==> flow/design.v <==
`timescale 1ns / 1ns  
module paddle_control(
    input clk,
    input en,
    input resetn,
    input [1:0] go,  
	 input [8:0] ball_x,
	 input [7:0] ball_y,
	 output reg [2:0] PADDLE_HIT,
    output reg draw,
	 output reg [8:0] current_state
    );
    reg [8:0] next_state; 
    localparam  BRICK_WIDTH = 8'd16,
					 BRICK_HEIGHT = 8'd8,
					 PADDLE_WIDTH= 8'd32,  
					 PADDLE_HEIGHT = 8'd2,
					 PADDLE_SIZE = 8'd32,
					 PADDLE_Y_POS = 9'd220;    
    always @(posedge clk)
    if(en) begin
		if(resetn) begin
         case (current_state)
					9'd8: current_state <= 2'd2 * go[0] + current_state;  
					9'd280: current_state <= current_state - (2'd2 * go[1]);  
            default: current_state <= (2'd2 * go[0]) - (2'd2 * go[1]) + current_state;  
         endcase
			if (go[0] || go[1]) draw <= 1'b1;
			else draw <= 1'b0;
		end
		if(resetn == 1'b0) begin
			draw <= 1'b1;
			current_state <= 9'd152;
		end
    end  
	 always@(posedge clk) if(en) begin
		PADDLE_HIT <= 0;
		if(ball_y >= PADDLE_Y_POS && ball_y <= PADDLE_Y_POS + 9'd3 && ball_x >= current_state && ball_x <= current_state + PADDLE_WIDTH)  
			PADDLE_HIT <= ((ball_x - current_state) / 9'd8) + 1'b1;
	 end
endmodule
`timescale 1ns / 1ns  
module ball_control(input clk, 
	input en,
	input reset,
	input [2:0] PADDLE_HIT,
	output reg [8:0] x,
	output reg [7:0] y,
	output reg BRICK_HIT,
	output reg [8:0] brick_x,
	output reg [7:0] brick_y
	);
	localparam LEFT_UP = 3'd0, UP_LEFT = 3'd1, UP_RIGHT = 3'd2, RIGHT_UP = 3'd3, LEFT_DOWN = 3'd4, DOWN_LEFT = 3'd5, DOWN_RIGHT = 3'd6, RIGHT_DOWN = 3'd7,
					LEFT_WALL_X = 9'd12,
					TOP_WALL_Y = 8'd20,
					RIGHT_WALL_X = 9'd320 - 9'd12,
					BRICK_WIDTH = 9'd32, BRICK_HEIGHT = 8'd4,
					BRICK_ONE_X = 9'd100, BRICK_ONE_Y = 8'd60,
					BRICK_TWO_X = 9'd150, BRICK_TWO_Y = 8'd60,
					BRICK_THREE_X = 9'd200, BRICK_THREE_Y = 8'd60;
	reg [8:0] d_x;
	reg [7:0] d_y;
	reg [2:0] current_direction;
	reg [1:0] WALL_HIT; 
	reg [2:0] status;  
	always @(posedge clk) if(en) begin
		case(current_direction)
			LEFT_UP: begin
				d_x <= -9'd2;
				d_y <= -8'd1;
			end
			UP_LEFT: begin
				d_x <= -9'd1;
				d_y <= -8'd2;
			end
			UP_RIGHT: begin
				d_x <= 9'd1;
				d_y <= -8'd2;
			end
			RIGHT_UP: begin
				d_x <= 9'd2;
				d_y <= -8'd1;
			end
			LEFT_DOWN: begin
				d_x <= -9'd2;
				d_y <= 8'd1;
			end
			DOWN_LEFT: begin
				d_x <= -9'd1;
				d_y <= 8'd2;
			end
			DOWN_RIGHT: begin
				d_x <= 9'd1;
				d_y <= 8'd2;
			end
			RIGHT_DOWN: begin
				d_x <= 9'd2;
				d_y <= 8'd1;
			end
		endcase
		if(!reset) begin
			x <= 9'd160;
			y <= 8'd218;
			current_direction <= UP_RIGHT; 
			d_x <= 9'd1;
			d_y <= -8'd2;
		end
		if(!reset) begin 
			status <= 3'b111;
			BRICK_HIT <= 1'b0;
		end
		BRICK_HIT <= 1'b0;
		if(y >= BRICK_ONE_Y && y <= (BRICK_ONE_Y + BRICK_HEIGHT) && x >= BRICK_ONE_X && x <= (BRICK_ONE_X + BRICK_WIDTH) && status[0] == 1'b1) begin
			BRICK_HIT <= 1'b1;
			brick_x <= BRICK_ONE_X; brick_y <= BRICK_ONE_Y;
			status[0] <= 1'b0;
			if(current_direction == LEFT_UP || current_direction == UP_LEFT || current_direction == RIGHT_UP || current_direction == UP_RIGHT)
				current_direction <= ((x - BRICK_ONE_X) / 9'd8) + 3'd4;
			else 
				current_direction <= (x - BRICK_ONE_X) / 9'd8;
		end
		if(y >= BRICK_TWO_Y && y <= (BRICK_TWO_Y + BRICK_HEIGHT) && x >= BRICK_TWO_X && x <= (BRICK_TWO_X + BRICK_WIDTH) && status[1] == 1'b1) begin
			BRICK_HIT <= 1'b1;
			brick_x <= BRICK_TWO_X; brick_y <= BRICK_TWO_Y;
			status[1] <= 1'b0;
			if(current_direction == LEFT_UP || current_direction == UP_LEFT || current_direction == RIGHT_UP || current_direction == UP_RIGHT)
				current_direction <= ((x - BRICK_TWO_X) / 9'd8) + 3'd4;
			else 
				current_direction <= (x - BRICK_TWO_X) / 9'd8;
		end
		if(y >= BRICK_THREE_Y && y <= (BRICK_THREE_Y + BRICK_HEIGHT) && x >= BRICK_THREE_X && x <= (BRICK_THREE_X + BRICK_WIDTH) && status[2] == 1'b1) begin
			BRICK_HIT <= 1'b1;
			brick_x <= BRICK_THREE_X; brick_y <= BRICK_THREE_Y;
			status[2] <= 1'b0;
			if(current_direction == LEFT_UP || current_direction == UP_LEFT || current_direction == RIGHT_UP || current_direction == UP_RIGHT)
				current_direction <= ((x - BRICK_THREE_X) / 9'd8) + 3'd4;
			else 
				current_direction <= (x - BRICK_THREE_X) / 9'd8;
		end
		if(reset && PADDLE_HIT !== 0) current_direction <= PADDLE_HIT - 3'b1;
		if(reset && WALL_HIT !== 0) begin
			case(WALL_HIT)
				2'd1: begin case(current_direction)
							LEFT_UP: begin current_direction <= RIGHT_UP;
											d_x <= 9'd2;
											d_y <= -8'd1;
										end
							UP_LEFT: begin current_direction <= UP_RIGHT;
											d_x <= 9'd1;
											d_y <= -8'd2;
										end
							LEFT_DOWN: begin current_direction <= RIGHT_DOWN;
												d_x <= 9'd2;
												d_y <= 8'd1;
											end
							DOWN_LEFT: begin current_direction <= DOWN_RIGHT;
												d_x <= 9'd1;
												d_y <= 8'd2;
											end
						endcase
					end
				2'd2: begin case(current_direction)
							LEFT_UP: begin current_direction <= LEFT_DOWN;
											d_x <= -9'd2;
											d_y <= 8'd1;
										end
							UP_LEFT: begin current_direction <= DOWN_LEFT;
											d_x <= -9'd1;
											d_y <= 8'd2;
										end
							RIGHT_UP: begin current_direction <= RIGHT_DOWN;
											d_x <= 9'd2;
											d_y <= 8'd1;
										end
							UP_RIGHT: begin current_direction <= DOWN_RIGHT;
												d_x <= 9'd1;
												d_y <= 8'd2;
										end
						endcase
					end
				2'd3: begin case(current_direction)
							RIGHT_UP: begin current_direction <= LEFT_UP;
											d_x <= -9'd2;
											d_y <= -8'd1;
										end
							UP_RIGHT: begin current_direction <= UP_LEFT;
											d_x <= -9'd1;
											d_y <= -8'd2;
										end
							RIGHT_DOWN: begin current_direction <= LEFT_DOWN;
												d_x <= -9'd2;
												d_y <= 8'd1;
										end
							DOWN_RIGHT: begin current_direction <= DOWN_LEFT;
												d_x <= -9'd2;
												d_y <= 8'd1;
										end
						endcase
					end
			endcase
		end
		if(reset) begin 
			x <= x + d_x;
			y <= y + d_y;
		end
		if(y >= 8'd235 && y <= 8'd240) begin
			d_x <= 1'b0;
			d_y <= 1'b0;
		end
	end
	always @(posedge clk) if(en) begin
		if(!reset) WALL_HIT <= 2'b0;
		else begin
			if(x <= LEFT_WALL_X) WALL_HIT <= 2'd1; 
			else begin
				if(y <= TOP_WALL_Y) WALL_HIT <= 2'd2;
				else begin
					if(x >= RIGHT_WALL_X) WALL_HIT <= 2'd3;
					else WALL_HIT <= 2'b0;
				end
			end
		end
	end
endmodule
`timescale 1ns / 1ns  
module new_draw(input clk,
	input reset,
	input [8:0] paddle_pos,
	input p_draw,
	input [8:0] ball_x,
	input [7:0] ball_y,
	input fps,
	input BRICK_HIT,
	input [8:0] brick_x,
	input [7:0] brick_y,
	output reg [8:0] x,
	output reg [7:0] y,
	output reg [2:0] color,
	output reg wren);
	reg [30:0] current_state, next_state;	
	reg [8:0] current_paddle;
	reg [8:0] current_ball_x;
	reg [7:0] current_ball_y;
	reg [3:0] current_brick;
	reg paddle_draw;
	reg ball_draw;
	reg brick_hit;
	reg [15:0] wall_draw_progress;
	reg [6:0] paddle_draw_progress;
	reg [31:0] reset_progress;
	reg [8:0] brick_draw_progress;
	localparam  PADDLE_SIZE = 8'd64,
					INIT = 32'd0,
					LEFT_WALL_FINISHED = INIT + 32'd1920,
					TOP_WALL_FINISHED = LEFT_WALL_FINISHED + 32'd2560,
					RIGHT_WALL_FINISHED = TOP_WALL_FINISHED + 32'd1920,
					DRAW_BRICKS = RIGHT_WALL_FINISHED + 1,
					BRICKS_FINISHED = DRAW_BRICKS + 32'd128,
					WAIT = BRICKS_FINISHED + 1'd1,
					PADDLE_ERASE_START = WAIT + 1'd1,
					PADDLE_DRAW_START = PADDLE_ERASE_START + PADDLE_SIZE + 1'd1,
					PADDLE_CYCLE_END = PADDLE_DRAW_START + PADDLE_SIZE + 1'd1,
					BALL_ERASE = PADDLE_CYCLE_END + 1,
					BALL_DRAW = BALL_ERASE + 2'd2,
					BALL_CYCLE_END = BALL_DRAW + 2'd2,
					RESET_START = BRICK_ERASE_END + 1'b1,
					RESET_END = RESET_START + 32'd76800,
					BRICK_ERASE_START = BALL_CYCLE_END + 1'b1,
					BRICK_ERASE_END = BRICK_ERASE_START + 8'd128;
	always @(posedge clk) begin
		case (current_state)
			WAIT: next_state <= ball_draw ? BALL_ERASE : (paddle_draw ? PADDLE_ERASE_START: WAIT);  
			PADDLE_CYCLE_END: next_state <= (ball_draw ? BALL_ERASE : WAIT);
			BALL_CYCLE_END: next_state <= (brick_hit ? BRICK_ERASE_START : WAIT);
			BRICKS_FINISHED: begin
				if(current_brick < 3'd3) next_state <= DRAW_BRICKS;
				else next_state <= WAIT;
			end
			BRICK_ERASE_END: next_state <= (paddle_draw ? PADDLE_ERASE_START : WAIT);
			RESET_END: next_state <= INIT;
			default: next_state <= current_state + 1'd1;
		endcase			
		if(!reset) begin
			current_state <= INIT;
		end
		else current_state <= next_state;
	end
	always @(posedge clk) begin
		if(fps) ball_draw <= 1'b1;
		if(BRICK_HIT) brick_hit <= 1'b1;
		if(!reset) begin 
			brick_hit <= 1'b0;
			current_brick <= 3'b0;
		end
		case (current_state)
			INIT: begin 
				wall_draw_progress <= 16'd0;
				wren <= 1'b1;
			end	
			LEFT_WALL_FINISHED: begin
				wall_draw_progress <= 16'd0;
			end
			TOP_WALL_FINISHED: begin
				wall_draw_progress <= 16'd0;
			end
			WAIT: begin
				paddle_draw <= p_draw;
				wren <= 1'b0;
			end
			PADDLE_ERASE_START: begin 
				wren <= 1'b1;
				paddle_draw_progress <= 6'd0;
			end
			PADDLE_DRAW_START: begin
				paddle_draw_progress <= 6'd0;
				current_paddle <= paddle_pos;
			end
			PADDLE_CYCLE_END: paddle_draw <= 1'b0;
			BALL_ERASE: wren <= 1'b1;
			BALL_DRAW: begin
				current_ball_x <= ball_x;
				current_ball_y <= ball_y;
			end
			BALL_CYCLE_END: ball_draw <= 1'b0;
			RESET_START: begin 
				wren <= 1'b1;
				reset_progress <= 32'd0;
				y <= 8'd8;
			end
			DRAW_BRICKS: begin 
				wren <= 1'b1;
				brick_draw_progress <= 9'd0;
				current_brick <= current_brick + 1'b1;
			end
			BRICKS_FINISHED: wren <= 1'b0;
			BRICK_ERASE_START: brick_draw_progress <= 9'd0;
			BRICK_ERASE_END: brick_hit <= 1'b0;
			default: begin
				if(INIT < current_state && current_state < LEFT_WALL_FINISHED) begin
					color <= 3'b100;
					x <= wall_draw_progress % 4'd8;
					y <= wall_draw_progress / 4'd8;
				end
				if(LEFT_WALL_FINISHED < current_state && current_state < TOP_WALL_FINISHED) begin
					color <= 3'b100;
					x <= wall_draw_progress % 9'd320;
					y <= wall_draw_progress / 9'd320;
				end
				if(TOP_WALL_FINISHED < current_state && current_state < RIGHT_WALL_FINISHED) begin
					color <= 3'b100;
					x <= 9'd320 - (wall_draw_progress % 4'd8);
					y <= wall_draw_progress / 4'd8;
				end
				if(PADDLE_ERASE_START < current_state && current_state < PADDLE_DRAW_START) begin
					color <= 3'b000;
					x <= current_paddle + (paddle_draw_progress % 6'd32);
					y <= 9'd220 + (paddle_draw_progress / 6'd32);
				end
				if(PADDLE_DRAW_START < current_state && current_state < PADDLE_CYCLE_END) begin
					color <= 3'b001;
					x <= current_paddle + (paddle_draw_progress % 6'd32);
					y <= 9'd220 + (paddle_draw_progress / 6'd32);
				end
				if(BALL_ERASE < current_state && current_state < BALL_DRAW) begin
					color <= 3'b000;
					x <= current_ball_x;
					y <= current_ball_y;
				end
				if(BALL_DRAW < current_state && current_state < BALL_CYCLE_END) begin
					color <= 3'b010;
					x <= current_ball_x;
					y <= current_ball_y;
				end
				if(RESET_START < current_state && current_state < RESET_END) begin
					color<= 3'b000;
					x <= reset_progress % 9'd320;
					y <= reset_progress / 9'd320;
				end
				if(DRAW_BRICKS < current_state && current_state < BRICKS_FINISHED && current_brick == 4'd1) begin
					color <= 3'b110;
					x <= 9'd100 + (brick_draw_progress % 9'd32);
					y <= 8'd60 + (brick_draw_progress / 8'd32);
				end
				if(DRAW_BRICKS < current_state && current_state < BRICKS_FINISHED && current_brick == 4'd2) begin
					color <= 3'b110;
					x <= 9'd150 + (brick_draw_progress % 9'd32);
					y <= 8'd60 + (brick_draw_progress / 8'd32);
				end
				if(DRAW_BRICKS < current_state && current_state < BRICKS_FINISHED && current_brick == 4'd3) begin
					color <= 3'b110;
					x <= 9'd200 + (brick_draw_progress % 9'd32);
					y <= 8'd60 + (brick_draw_progress / 8'd32);
				end
				if(BRICK_ERASE_START < current_state && current_state < BRICK_ERASE_END) begin
					wren <= 1'b1;
					color <= 3'b000;
					x <= brick_x + (brick_draw_progress % 9'd32);
					y <= brick_y + (brick_draw_progress / 8'd32);
				end
				wall_draw_progress <= wall_draw_progress + 1'b1;
				paddle_draw_progress <= paddle_draw_progress + 1'b1;
				reset_progress <= reset_progress + 1'b1;
				brick_draw_progress <= brick_draw_progress + 1'b1;
			end
		endcase
		if(!reset) begin
			x <= 9'd0;
			y <= 8'd0;
			color <= 3'b000;
			paddle_draw <= 1'b0;
			current_paddle <= 9'd152;
			current_ball_x <= 9'd160;
			current_ball_y <= 8'd218;
		end
	end
endmodule
`timescale 1ns / 1ns  
module breakout
	(
		input         clk,
		input         resetn,        
		input  [1:0]  go,            
		input         paddle_tick,   
		input         ball_tick,     
		output [8:0]  x,
		output [7:0]  y,
		output [2:0]  colour,
		output        plot
	);
	 wire draw_paddle;
	 wire[8:0] paddle_pos;
	 wire[8:0] ball_x; wire [7:0] ball_y;
	 wire[2:0] BALL_HIT;
	 wire BRICK_HIT;
	 wire [8:0] brick_x;
	 wire [7:0] brick_y;
	 wire fps_clock = paddle_tick | ~resetn;
	 wire thirty_clock = ball_tick | ~resetn;
	paddle_control PC(.clk(clk), .en(fps_clock), .resetn(resetn), .go(go), .ball_x(ball_x), .ball_y(ball_y), .draw(draw_paddle), .current_state(paddle_pos), .PADDLE_HIT(BALL_HIT));
	ball_control BC(.clk(clk), .en(thirty_clock), .reset(resetn), .x(ball_x), .y(ball_y), .PADDLE_HIT(BALL_HIT), .BRICK_HIT(BRICK_HIT), .brick_x(brick_x), .brick_y(brick_y));
	new_draw ND(.clk(clk), .reset(resetn), .paddle_pos(paddle_pos), .p_draw(draw_paddle), .ball_x(ball_x), .ball_y(ball_y), .x(x), .y(y), .color(colour), .wren(plot), .fps(thirty_clock), .BRICK_HIT(BRICK_HIT), .brick_x(brick_x), .brick_y(brick_y));
endmodule
Hand-over note for breakout

# Tool chain data of breakout

Module breakout before and after one edit of its RTL, step after step.
"unedited" refers to lines of the RTL above, "edited" to lines of the edited file.
"difference": "edited" minus "unedited" as printed here.
Operators carry their Yosys type and port widths (W data, S select, Z words).
The mark -- stands for no value.

Top module: breakout
Clock: clk
Library: sky130hd
Timing corner: tt_025C_1v80

# The edit

Unified diff, file above to edited file.
The edited RTL no longer does the same as the RTL above: the edit was made by script, with no optimisation intended.

```diff
@@ -437,5 +437,13 @@
 	 wire fps_clock = paddle_tick | ~resetn;
 	 wire thirty_clock = ball_tick | ~resetn;
-	paddle_control PC(.clk(clk), .en(fps_clock), .resetn(resetn), .go(go), .ball_x(ball_x), .ball_y(ball_y), .draw(draw_paddle), .current_state(paddle_pos), .PADDLE_HIT(BALL_HIT));
+	wire [2:0] BALL_HIT_p, BALL_HIT_n;
+	wire [8:0] paddle_pos_p, paddle_pos_n;
+	wire draw_paddle_p, draw_paddle_n;
+	paddle_control PC(.clk(clk), .en(fps_clock), .resetn(resetn), .go(go), .ball_x(ball_x), .ball_y(ball_y), .draw(draw_paddle_p), .current_state(paddle_pos_p), .PADDLE_HIT(BALL_HIT_p));
+	paddle_control PC_2 (.clk(clk), .en(fps_clock), .resetn(resetn), .go(~go), .ball_x(ball_x),
+	    .ball_y(ball_y), .draw(draw_paddle_n), .current_state(paddle_pos_n), .PADDLE_HIT(BALL_HIT_n));
+	assign BALL_HIT = BALL_HIT_p ^ BALL_HIT_n;
+	assign paddle_pos = paddle_pos_p ^ paddle_pos_n;
+	assign draw_paddle = draw_paddle_p ^ draw_paddle_n;
 	ball_control BC(.clk(clk), .en(thirty_clock), .reset(resetn), .x(ball_x), .y(ball_y), .PADDLE_HIT(BALL_HIT), .BRICK_HIT(BRICK_HIT), .brick_x(brick_x), .brick_y(brick_y));
 	new_draw ND(.clk(clk), .reset(resetn), .paddle_pos(paddle_pos), .p_draw(draw_paddle), .ball_x(ball_x), .ball_y(ball_y), .x(x), .y(y), .color(colour), .wren(plot), .fps(thirty_clock), .BRICK_HIT(BRICK_HIT), .brick_x(brick_x), .brick_y(brick_y));
```

# After elaboration

Source: Yosys, flattened and elaborated, memories not mapped. Widths are those after wreduce. Print and check cells do not count. Equal cells are merged and count once.
Yosys's memory passes give these memory sizes; they may raise the number of words (mostly to a power of two), join words into wider ones and drop unused or constant bits.

Word-level totals:

| item                            | unedited | edited | difference |
| elaborated cells                | 302      | 325    | +23 |
| input port bits                 | 6        | 6      | 0 |
| memory bits (read-only)         | 136      | 136    | 0 |
| memories kept                   | 1        | 1      | 0 |
| output and inout port bits      | 21       | 21     | 0 |
| clocked read ports x word width | 17       | 17     | 0 |
| flip-flop bits (word level)     | 243      | 256    | +13 |

Memory list:

| item                                         | unedited        | edited |
| shape (words x width / read and write ports) | 8 x 17 bit 1R0W | 8 x 17 bit 1R0W |

Operators by class:

| item                          | unedited | edited | difference |
| bitwise logic cells           | 6        | 10     | +4 |
| div/mod/pow operators         | 4        | 4      | 0 |
| $lt $le $gt $ge               | 38       | 40     | +2 |
| multiplexer cells             | 87       | 89     | +2 |
| reduce/logical cells          | 67       | 70     | +3 |
| $add $sub $neg                | 30       | 37     | +7 |
| equality and inequality tests | 36       | 38     | +2 |

Operator list:

| cell                   | unedited | edited | difference |
| $logic_and A1 B1 Y1    | 29       | 31     | +2 |
| $mux W1                | 6        | 7      | +1 |
| $logic_or A1 B1 Y1     | 4        | 5      | +1 |
| $pmux W9 S2            | 4        | 5      | +1 |
| $add A9 B9 Y9          | 2        | 3      | +1 |
| $add A2 B9 Y9          | 1        | 2      | +1 |
| $add A3 B1 Y3 const B  | 1        | 2      | +1 |
| $add A9 B6 Y9 const B  | 1        | 2      | +1 |
| $eq A9 B4 Y1 const B   | 1        | 2      | +1 |
| $eq A9 B9 Y1 const B   | 1        | 2      | +1 |
| $ge A9 B9 Y1           | 1        | 2      | +1 |
| $le A9 B9 Y1           | 1        | 2      | +1 |
| $sub A2 B2 Y3          | 1        | 2      | +1 |
| $sub A6 B6 Y6          | 1        | 2      | +1 |
| $sub A9 B2 Y9          | 1        | 2      | +1 |
| $not A2 Y2             | 0        | 1      | +1 |
| $xor A1 B1 Y1          | 0        | 1      | +1 |
| $xor A3 B3 Y3          | 0        | 1      | +1 |
| $xor A9 B9 Y9          | 0        | 1      | +1 |
| $mux W3                | 22       | 22     | 0 |
| $mux W8                | 16       | 16     | 0 |
| $mux W9                | 14       | 14     | 0 |
| $eq A31 B13 Y1 const B | 13       | 13     | 0 |
| $reduce_or A2 Y1       | 11       | 11     | 0 |
| $lt A13 B31 Y1 const A | 8        | 8      | 0 |
| $lt A31 B13 Y1 const B | 8        | 8      | 0 |
| $reduce_and A2 Y1      | 7        | 7      | 0 |
| $eq A3 B3 Y1 const B   | 4        | 4      | 0 |

The list need not be complete.

# Logic depth

Yosys ltp: most cells in a row. Word level: on the elaborated netlist, between registers, memories and ports. Mapped: between sequential cells and ports; inverters and the memories' decode and read muxes count.

Depth:

| item                          | unedited | edited | difference |
| word-level depth              | 15       | 15     | 0 |
| ABC_AREA                      | 0        | 0      | -- |
| gate-level depth with buffers | 35       | 39     | +4 |
| gate-level depth less buffers | 28       | 32     | +4 |

# Synthesis result

Source: synth_stat.txt of the flow (Yosys; design flattened, memories mapped). It holds for the ABC_AREA given above (unset counts as 0); a run with the other value may have another netlist.

Cell types:

| cell type                  | unedited | edited | difference |
| sky130_fd_sc_hd__nand2_1   | 248      | 290    | +42 |
| sky130_fd_sc_hd__a21oi_1   | 118      | 156    | +38 |
| sky130_fd_sc_hd__xnor2_1   | 79       | 105    | +26 |
| sky130_fd_sc_hd__ha_1      | 79       | 103    | +24 |
| sky130_fd_sc_hd__a31oi_1   | 31       | 15     | -16 |
| sky130_fd_sc_hd__edfxtp_1  | 117      | 129    | +12 |
| sky130_fd_sc_hd__a21o_1    | 24       | 35     | +11 |
| sky130_fd_sc_hd__clkbuf_1  | 90       | 81     | -9 |
| sky130_fd_sc_hd__inv_1     | 77       | 86     | +9 |
| sky130_fd_sc_hd__nand2b_1  | 26       | 35     | +9 |
| sky130_fd_sc_hd__o21a_1    | 13       | 22     | +9 |
| sky130_fd_sc_hd__nand4_1   | 37       | 29     | -8 |
| sky130_fd_sc_hd__buf_2     | 15       | 22     | +7 |
| sky130_fd_sc_hd__a22oi_1   | 6        | 13     | +7 |
| sky130_fd_sc_hd__a2111oi_0 | 2        | 9      | +7 |
| sky130_fd_sc_hd__nand3_1   | 106      | 112    | +6 |
| sky130_fd_sc_hd__mux2i_1   | 33       | 27     | -6 |
| sky130_fd_sc_hd__o211ai_1  | 19       | 25     | +6 |

The list need not be complete.

Mapped netlist:

| item                             | unedited  | edited    | difference |
| buffers                          | 120       | 123       | +3 |
| sequential area (mm^2)           | 0.0058957 | 0.006256  | +0.0003603 |
| flip-flop cells                  | 236       | 248       | +12 |
| cell area after synthesis (mm^2) | 0.0178158 | 0.0199729 | +0.0021571 |
| standard cells after synthesis   | 2,193     | 2,426     | +233 |

The figures by module come from a second, unflattened synthesis with its own total; it is not the netlist above.

Unflattened totals:

| item                                           | unedited  | edited    | difference |
| cell total of the unflattened synthesis        | 2,498     | 2,657     | +159 |
| area total of the unflattened synthesis (mm^2) | 0.0202219 | 0.0216745 | +0.0014526 |

Each row is one instance without its submodules.

By module, unedited:

| module         | cells | sequential area (mm^2) | area (mm^2) | times used |
| new_draw       | 1,966 | 0.0042941              | 0.0153272   | 1 |
| ball_control   | 386   | 0.0012612              | 0.0035509   | 1 |
| paddle_control | 144   | 0.0003603              | 0.0013313   | 1 |
| breakout       | 2     | 0                      | 0.0000125   | 1 |

By module, edited:

| module         | cells | sequential area (mm^2) | area (mm^2) | times used |
| new_draw       | 1,966 | 0.0042941              | 0.0153272   | 1 |
| ball_control   | 386   | 0.0012612              | 0.0035509   | 1 |
| paddle_control | 144   | 0.0003603              | 0.0013313   | 2 |
| breakout       | 17    | 0                      | 0.0001339   | 1 |

# Worst setup path after synthesis

Path of least setup slack by OpenSTA after synthesis, without wires, with an ideal clock, recovery checks aside; 20% of the period is set as input and as output delay. Where synthesis merged equal registers, the netlist keeps one of their names.

Path after synthesis:

| item                          | unedited                       | edited                         | difference |
| kind                          | register -> register           | register -> register           | -- |
| start                         | register ND.reset_progress[27] | register ND.reset_progress[30] | -- |
| end                           | register ND.x[8]               | register ND.y[1]               | -- |
| path delay (ns)               | 6.951                          | 7.752                          | +0.801 |
| stages on the path            | 33                             | 36                             | +3 |
| clock period (ns)             | 20.0                           | 20.0                           | 0.0 |
| time at the first pin (ns)    | 0.000                          | 0.000                          | 0.000 |
| path slack (ns)               | 13.049                         | 12.248                         | -0.801 |
| data arrival time (ns)        | 6.811                          | 7.632                          | +0.821 |
| setup time (ns)               | 0.140                          | 0.120                          | -0.020 |
| path buffers                  | 6                              | 4                              | -2 |
| data required time (ns)       | 19.860                         | 19.880                         | +0.020 |
| synthesis period reached (ns) | 6.951                          | 7.752                          | +0.801 |

"path delay" is the arrival time less input delay plus setup time.
"stages on the path": output pins that drive a net of the path, with the launching flip-flop's if there is one; two outputs of one cell count as two.
"synthesis period reached" = period - worst setup slack (recovery checks aside). The figure is calculated, with input and output delays left at 20% of the set period.
Between the ends stands the longest chain of elaborated cells between them, by number of cells; it is not shown to be the way that was timed. Of several equally long chains one is given.
Each line given opens the expression or statement behind the cell; cells for indexed reads and writes are added by Yosys, which also makes memories of some case tables.
At most two assigning lines are given for a register; there are more.

On the way, after synthesis, unedited:
Cells stage by stage: sky130_fd_sc_hd__edfxtp_1 > sky130_fd_sc_hd__buf_4 > sky130_fd_sc_hd__nor2_1 > sky130_fd_sc_hd__o22ai_2 > sky130_fd_sc_hd__a21oi_4 > sky130_fd_sc_hd__nand2_2 > sky130_fd_sc_hd__or4_4 > sky130_fd_sc_hd__buf_6 > sky130_fd_sc_hd__a311oi_2 > sky130_fd_sc_hd__xnor2_1 > sky130_fd_sc_hd__nor4b_1 > sky130_fd_sc_hd__a21oi_1 > sky130_fd_sc_hd__o21a_1 > sky130_fd_sc_hd__buf_2 > sky130_fd_sc_hd__and4_1 > sky130_fd_sc_hd__a211oi_2 > sky130_fd_sc_hd__o211ai_2 > sky130_fd_sc_hd__o2bb2ai_1 > sky130_fd_sc_hd__buf_4 > sky130_fd_sc_hd__and3_1 > sky130_fd_sc_hd__o22a_1 > sky130_fd_sc_hd__nor4_4 > sky130_fd_sc_hd__nand3_1 > sky130_fd_sc_hd__nor3b_2 > sky130_fd_sc_hd__o22ai_4 > sky130_fd_sc_hd__buf_2 > sky130_fd_sc_hd__a21oi_1 > sky130_fd_sc_hd__a211oi_2 > sky130_fd_sc_hd__buf_2 > sky130_fd_sc_hd__o32ai_1 > sky130_fd_sc_hd__a221o_1 > sky130_fd_sc_hd__a31oi_1 > sky130_fd_sc_hd__a21oi_1
Length of the longest elaborated chain: 6
Elaborated cells between the ends (all ways): 6
Source lines of those cells: 6
Classes of those cells: div (1); mux (5)

Ends and longest elaborated chain, after synthesis, unedited:

| item            | line | text |
| start, declared | 250  | `reg [31:0] reset_progress;` |
| start, assigned | 327  | `reset_progress <= 32'd0;` |
| start, assigned | 402  | `reset_progress <= reset_progress + 1'b1;` |
| $mod A32 B9 Y32 | 376  | `x <= reset_progress % 9'd320;` |
| $mux W9         | 374  | `if(RESET_START < current_state && current_state < RESET_END) begin` |
| $mux W9         | 379  | `if(DRAW_BRICKS < current_state && current_state < BRICKS_FINISHED && current_brick == 4'd1) begin` |
| $mux W9         | 384  | `if(DRAW_BRICKS < current_state && current_state < BRICKS_FINISHED && current_brick == 4'd2) begin` |
| $mux W9         | 389  | `if(DRAW_BRICKS < current_state && current_state < BRICKS_FINISHED && current_brick == 4'd3) begin` |
| $mux W9         | 394  | `if(BRICK_ERASE_START < current_state && current_state < BRICK_ERASE_END) begin` |
| end, assigned   | 391  | `x <= 9'd200 + (brick_draw_progress % 9'd32);` |
| end, assigned   | 397  | `x <= brick_x + (brick_draw_progress % 9'd32);` |
| end, declared   | 236  | `output reg [8:0] x,` |

On the way, after synthesis, edited:
Cells stage by stage: sky130_fd_sc_hd__edfxtp_1 > sky130_fd_sc_hd__buf_4 > sky130_fd_sc_hd__buf_2 > sky130_fd_sc_hd__nand4b_1 > sky130_fd_sc_hd__a21oi_1 > sky130_fd_sc_hd__o2111a_1 > sky130_fd_sc_hd__a311oi_4 > sky130_fd_sc_hd__a21oi_2 > sky130_fd_sc_hd__or3_4 > sky130_fd_sc_hd__o221ai_4 > sky130_fd_sc_hd__a21oi_2 > sky130_fd_sc_hd__a221oi_4 > sky130_fd_sc_hd__and2_1 > sky130_fd_sc_hd__nand2_1 > sky130_fd_sc_hd__a21o_1 > sky130_fd_sc_hd__nand3_1 > sky130_fd_sc_hd__a2111oi_0 > sky130_fd_sc_hd__a2111o_1 > sky130_fd_sc_hd__or3_4 > sky130_fd_sc_hd__a211oi_2 > sky130_fd_sc_hd__nand3_1 > sky130_fd_sc_hd__and3_1 > sky130_fd_sc_hd__buf_6 > sky130_fd_sc_hd__mux2i_1 > sky130_fd_sc_hd__a221oi_4 > sky130_fd_sc_hd__nor2_1 > sky130_fd_sc_hd__buf_4 > sky130_fd_sc_hd__a2bb2oi_2 > sky130_fd_sc_hd__o221ai_2 > sky130_fd_sc_hd__o32a_1 > sky130_fd_sc_hd__a31oi_2 > sky130_fd_sc_hd__mux2_2 > sky130_fd_sc_hd__and2_1 > sky130_fd_sc_hd__a21oi_1 > sky130_fd_sc_hd__o311ai_1 > sky130_fd_sc_hd__a32o_1
Length of the longest elaborated chain: 7
Elaborated cells between the ends (all ways): 7
Source lines of those cells: 7
Classes of those cells: div (1); mux (6)

Ends and longest elaborated chain, after synthesis, edited:

| item            | line | text |
| start, declared | 250  | `reg [31:0] reset_progress;` |
| start, assigned | 327  | `reset_progress <= 32'd0;` |
| start, assigned | 402  | `reset_progress <= reset_progress + 1'b1;` |
| $div A32 B9 Y32 | 377  | `y <= reset_progress / 9'd320;` |
| $mux W8         | 374  | `if(RESET_START < current_state && current_state < RESET_END) begin` |
| $mux W8         | 379  | `if(DRAW_BRICKS < current_state && current_state < BRICKS_FINISHED && current_brick == 4'd1) begin` |
| $mux W8         | 384  | `if(DRAW_BRICKS < current_state && current_state < BRICKS_FINISHED && current_brick == 4'd2) begin` |
| $mux W8         | 389  | `if(DRAW_BRICKS < current_state && current_state < BRICKS_FINISHED && current_brick == 4'd3) begin` |
| $mux W8         | 394  | `if(BRICK_ERASE_START < current_state && current_state < BRICK_ERASE_END) begin` |
| $pmux W8 S2     | 295  | `case (current_state)` |
| end, assigned   | 342  | `y <= wall_draw_progress / 4'd8;` |
| end, assigned   | 347  | `y <= wall_draw_progress / 9'd320;` |
| end, declared   | 237  | `output reg [7:0] y,` |

# Worst path after layout

From the final timing report of the runs of pair 1: the path of least setup slack in the routed layout; clock arrival at registers is part of the times.

Path after layout:

| item                       | unedited                       | edited                         | difference |
| kind                       | register -> register           | register -> register           | -- |
| start                      | register ND.reset_progress[28] | register ND.reset_progress[28] | -- |
| end                        | register ND.x[7]               | register ND.x[8]               | -- |
| data arrival time (ns)     | 9.54                           | 10.47                          | +0.93 |
| path slack (ns)            | 10.91                          | 10.02                          | -0.89 |
| time at the first pin (ns) | 0.53                           | 0.54                           | +0.01 |
| data required time (ns)    | 20.45                          | 20.49                          | +0.04 |
| clock period (ns)          | 20.0                           | 20.0                           | 0.0 |
| path buffers               | 0                              | 0                              | 0 |
| setup time (ns)            | 0.11                           | 0.08                           | -0.03 |
| stages on the path         | 29                             | 33                             | +4 |

Between the ends stands the longest chain of elaborated cells between them, by number of cells; it is not shown to be the way that was timed. Of several equally long chains one is given.
At most two assigning lines are given for a register; there are more.

On the way, after layout, unedited:
Cells stage by stage: sky130_fd_sc_hd__edfxtp_1 > sky130_fd_sc_hd__nand2b_2 > sky130_fd_sc_hd__xnor2_1 > sky130_fd_sc_hd__a211oi_4 > sky130_fd_sc_hd__nor2_1 > sky130_fd_sc_hd__or4_4 > sky130_fd_sc_hd__a311oi_2 > sky130_fd_sc_hd__xnor2_1 > sky130_fd_sc_hd__nor4b_1 > sky130_fd_sc_hd__a21oi_1 > sky130_fd_sc_hd__o21a_1 > sky130_fd_sc_hd__o21ai_1 > sky130_fd_sc_hd__o211ai_1 > sky130_fd_sc_hd__a21oi_1 > sky130_fd_sc_hd__o2bb2ai_1 > sky130_fd_sc_hd__and3_1 > sky130_fd_sc_hd__o22a_1 > sky130_fd_sc_hd__nor4_4 > sky130_fd_sc_hd__nand3_1 > sky130_fd_sc_hd__a21oi_1 > sky130_fd_sc_hd__nor3_1 > sky130_fd_sc_hd__a31oi_1 > sky130_fd_sc_hd__mux2i_1 > sky130_fd_sc_hd__a211oi_2 > sky130_fd_sc_hd__mux2i_1 > sky130_fd_sc_hd__o211ai_1 > sky130_fd_sc_hd__a221oi_1 > sky130_fd_sc_hd__o31a_1 > sky130_fd_sc_hd__o21ai_1
Length of the longest elaborated chain: 6
Elaborated cells between the ends (all ways): 6
Source lines of those cells: 6
Classes of those cells: div (1); mux (5)

Ends and longest elaborated chain, after layout, unedited:

| item            | line | text |
| start, declared | 250  | `reg [31:0] reset_progress;` |
| start, assigned | 327  | `reset_progress <= 32'd0;` |
| start, assigned | 402  | `reset_progress <= reset_progress + 1'b1;` |
| $mod A32 B9 Y32 | 376  | `x <= reset_progress % 9'd320;` |
| $mux W9         | 374  | `if(RESET_START < current_state && current_state < RESET_END) begin` |
| $mux W9         | 379  | `if(DRAW_BRICKS < current_state && current_state < BRICKS_FINISHED && current_brick == 4'd1) begin` |
| $mux W9         | 384  | `if(DRAW_BRICKS < current_state && current_state < BRICKS_FINISHED && current_brick == 4'd2) begin` |
| $mux W9         | 389  | `if(DRAW_BRICKS < current_state && current_state < BRICKS_FINISHED && current_brick == 4'd3) begin` |
| $mux W9         | 394  | `if(BRICK_ERASE_START < current_state && current_state < BRICK_ERASE_END) begin` |
| end, assigned   | 391  | `x <= 9'd200 + (brick_draw_progress % 9'd32);` |
| end, assigned   | 397  | `x <= brick_x + (brick_draw_progress % 9'd32);` |
| end, declared   | 236  | `output reg [8:0] x,` |

On the way, after layout, edited:
Cells stage by stage: sky130_fd_sc_hd__edfxtp_1 > sky130_fd_sc_hd__and3b_1 > sky130_fd_sc_hd__o21ai_0 > sky130_fd_sc_hd__a32o_1 > sky130_fd_sc_hd__o31a_1 > sky130_fd_sc_hd__nand3_1 > sky130_fd_sc_hd__a31oi_4 > sky130_fd_sc_hd__o221ai_1 > sky130_fd_sc_hd__a221oi_1 > sky130_fd_sc_hd__or2_0 > sky130_fd_sc_hd__o22ai_1 > sky130_fd_sc_hd__a221oi_2 > sky130_fd_sc_hd__nand2_1 > sky130_fd_sc_hd__nor3b_1 > sky130_fd_sc_hd__a311oi_1 > sky130_fd_sc_hd__nand4_1 > sky130_fd_sc_hd__a21oi_1 > sky130_fd_sc_hd__o32a_1 > sky130_fd_sc_hd__o221a_1 > sky130_fd_sc_hd__o221a_2 > sky130_fd_sc_hd__a21oi_1 > sky130_fd_sc_hd__a32o_1 > sky130_fd_sc_hd__nor2_1 > sky130_fd_sc_hd__a2bb2oi_2 > sky130_fd_sc_hd__o221ai_2 > sky130_fd_sc_hd__nor2_2 > sky130_fd_sc_hd__a2bb2oi_2 > sky130_fd_sc_hd__nand2_1 > sky130_fd_sc_hd__nor2_1 > sky130_fd_sc_hd__a21oi_1 > sky130_fd_sc_hd__a2111oi_0 > sky130_fd_sc_hd__o21ai_1 > sky130_fd_sc_hd__a41oi_1
Length of the longest elaborated chain: 6
Elaborated cells between the ends (all ways): 6
Source lines of those cells: 6
Classes of those cells: div (1); mux (5)

Ends and longest elaborated chain, after layout, edited:

| item            | line | text |
| start, declared | 250  | `reg [31:0] reset_progress;` |
| start, assigned | 327  | `reset_progress <= 32'd0;` |
| start, assigned | 402  | `reset_progress <= reset_progress + 1'b1;` |
| $mod A32 B9 Y32 | 376  | `x <= reset_progress % 9'd320;` |
| $mux W9         | 374  | `if(RESET_START < current_state && current_state < RESET_END) begin` |
| $mux W9         | 379  | `if(DRAW_BRICKS < current_state && current_state < BRICKS_FINISHED && current_brick == 4'd1) begin` |
| $mux W9         | 384  | `if(DRAW_BRICKS < current_state && current_state < BRICKS_FINISHED && current_brick == 4'd2) begin` |
| $mux W9         | 389  | `if(DRAW_BRICKS < current_state && current_state < BRICKS_FINISHED && current_brick == 4'd3) begin` |
| $mux W9         | 394  | `if(BRICK_ERASE_START < current_state && current_state < BRICK_ERASE_END) begin` |
| end, assigned   | 391  | `x <= 9'd200 + (brick_draw_progress % 9'd32);` |
| end, assigned   | 397  | `x <= brick_x + (brick_draw_progress % 9'd32);` |
| end, declared   | 236  | `output reg [8:0] x,` |

# Layout results

Runs of the flow (Yosys, OpenROAD) on both versions; the two runs of a pair have the same settings. The constraints put input and output delay at 20% of the set period each and load the outputs with 0.01 pF.

Flow settings, pair 1:
CORE_UTILIZATION: 40
period_ns: 20.0
CAP_MARGIN: 20
CORE_MARGIN: 2
SLEW_MARGIN: 20

Measured results, pair 1:

| item                                | unedited  | edited    | difference |
| lowest hold slack (ns)              | 0.427     | 0.429     | +0.002 |
| lowest setup slack (ns)             | 10.906    | 10.022    | -0.884 |
| std-cell area (final layout) (mm^2) | 0.0193811 | 0.0216057 | +0.0022246 |
| synthesized cell area (mm^2)        | 0.0178158 | 0.0199729 | +0.0021571 |
| total design power (uW)             | 1,797     | 2,052     | +255 |
| sum of negative setup slack (ns)    | 0.000     | 0.000     | 0.000 |
| overall die area (mm^2)             | 0.0462444 | 0.0517358 | +0.0054914 |

Flow settings, pair 2:
ABC_AREA: 0
CORE_UTILIZATION: 63
GPL_ROUTABILITY_DRIVEN: 0
MAX_ROUTING_LAYER: met4
PLACE_DENSITY_LB_ADDON: 0.19
SETUP_SLACK_MARGIN: -0.18
SLEW_MARGIN: 25
period_ns: 5.5
CAP_MARGIN: 20
CORE_MARGIN: 2

Measured results, pair 2:

| item                                | unedited  | edited    | difference |
| lowest hold slack (ns)              | 0.429     | 0.428     | -0.001 |
| lowest setup slack (ns)             | -2.865    | -3.094    | -0.229 |
| std-cell area (final layout) (mm^2) | 0.022683  | 0.0250778 | +0.0023948 |
| synthesized cell area (mm^2)        | 0.0178158 | 0.0199729 | +0.0021571 |
| total design power (uW)             | 6,952     | 7,950     | +998 |
| sum of negative setup slack (ns)    | -25.307   | -27.272   | -1.965 |
| overall die area (mm^2)             | 0.0296408 | 0.033144  | +0.0035032 |

"total design power" is the tool's figure for a default switching activity; nothing was simulated.

End of note.
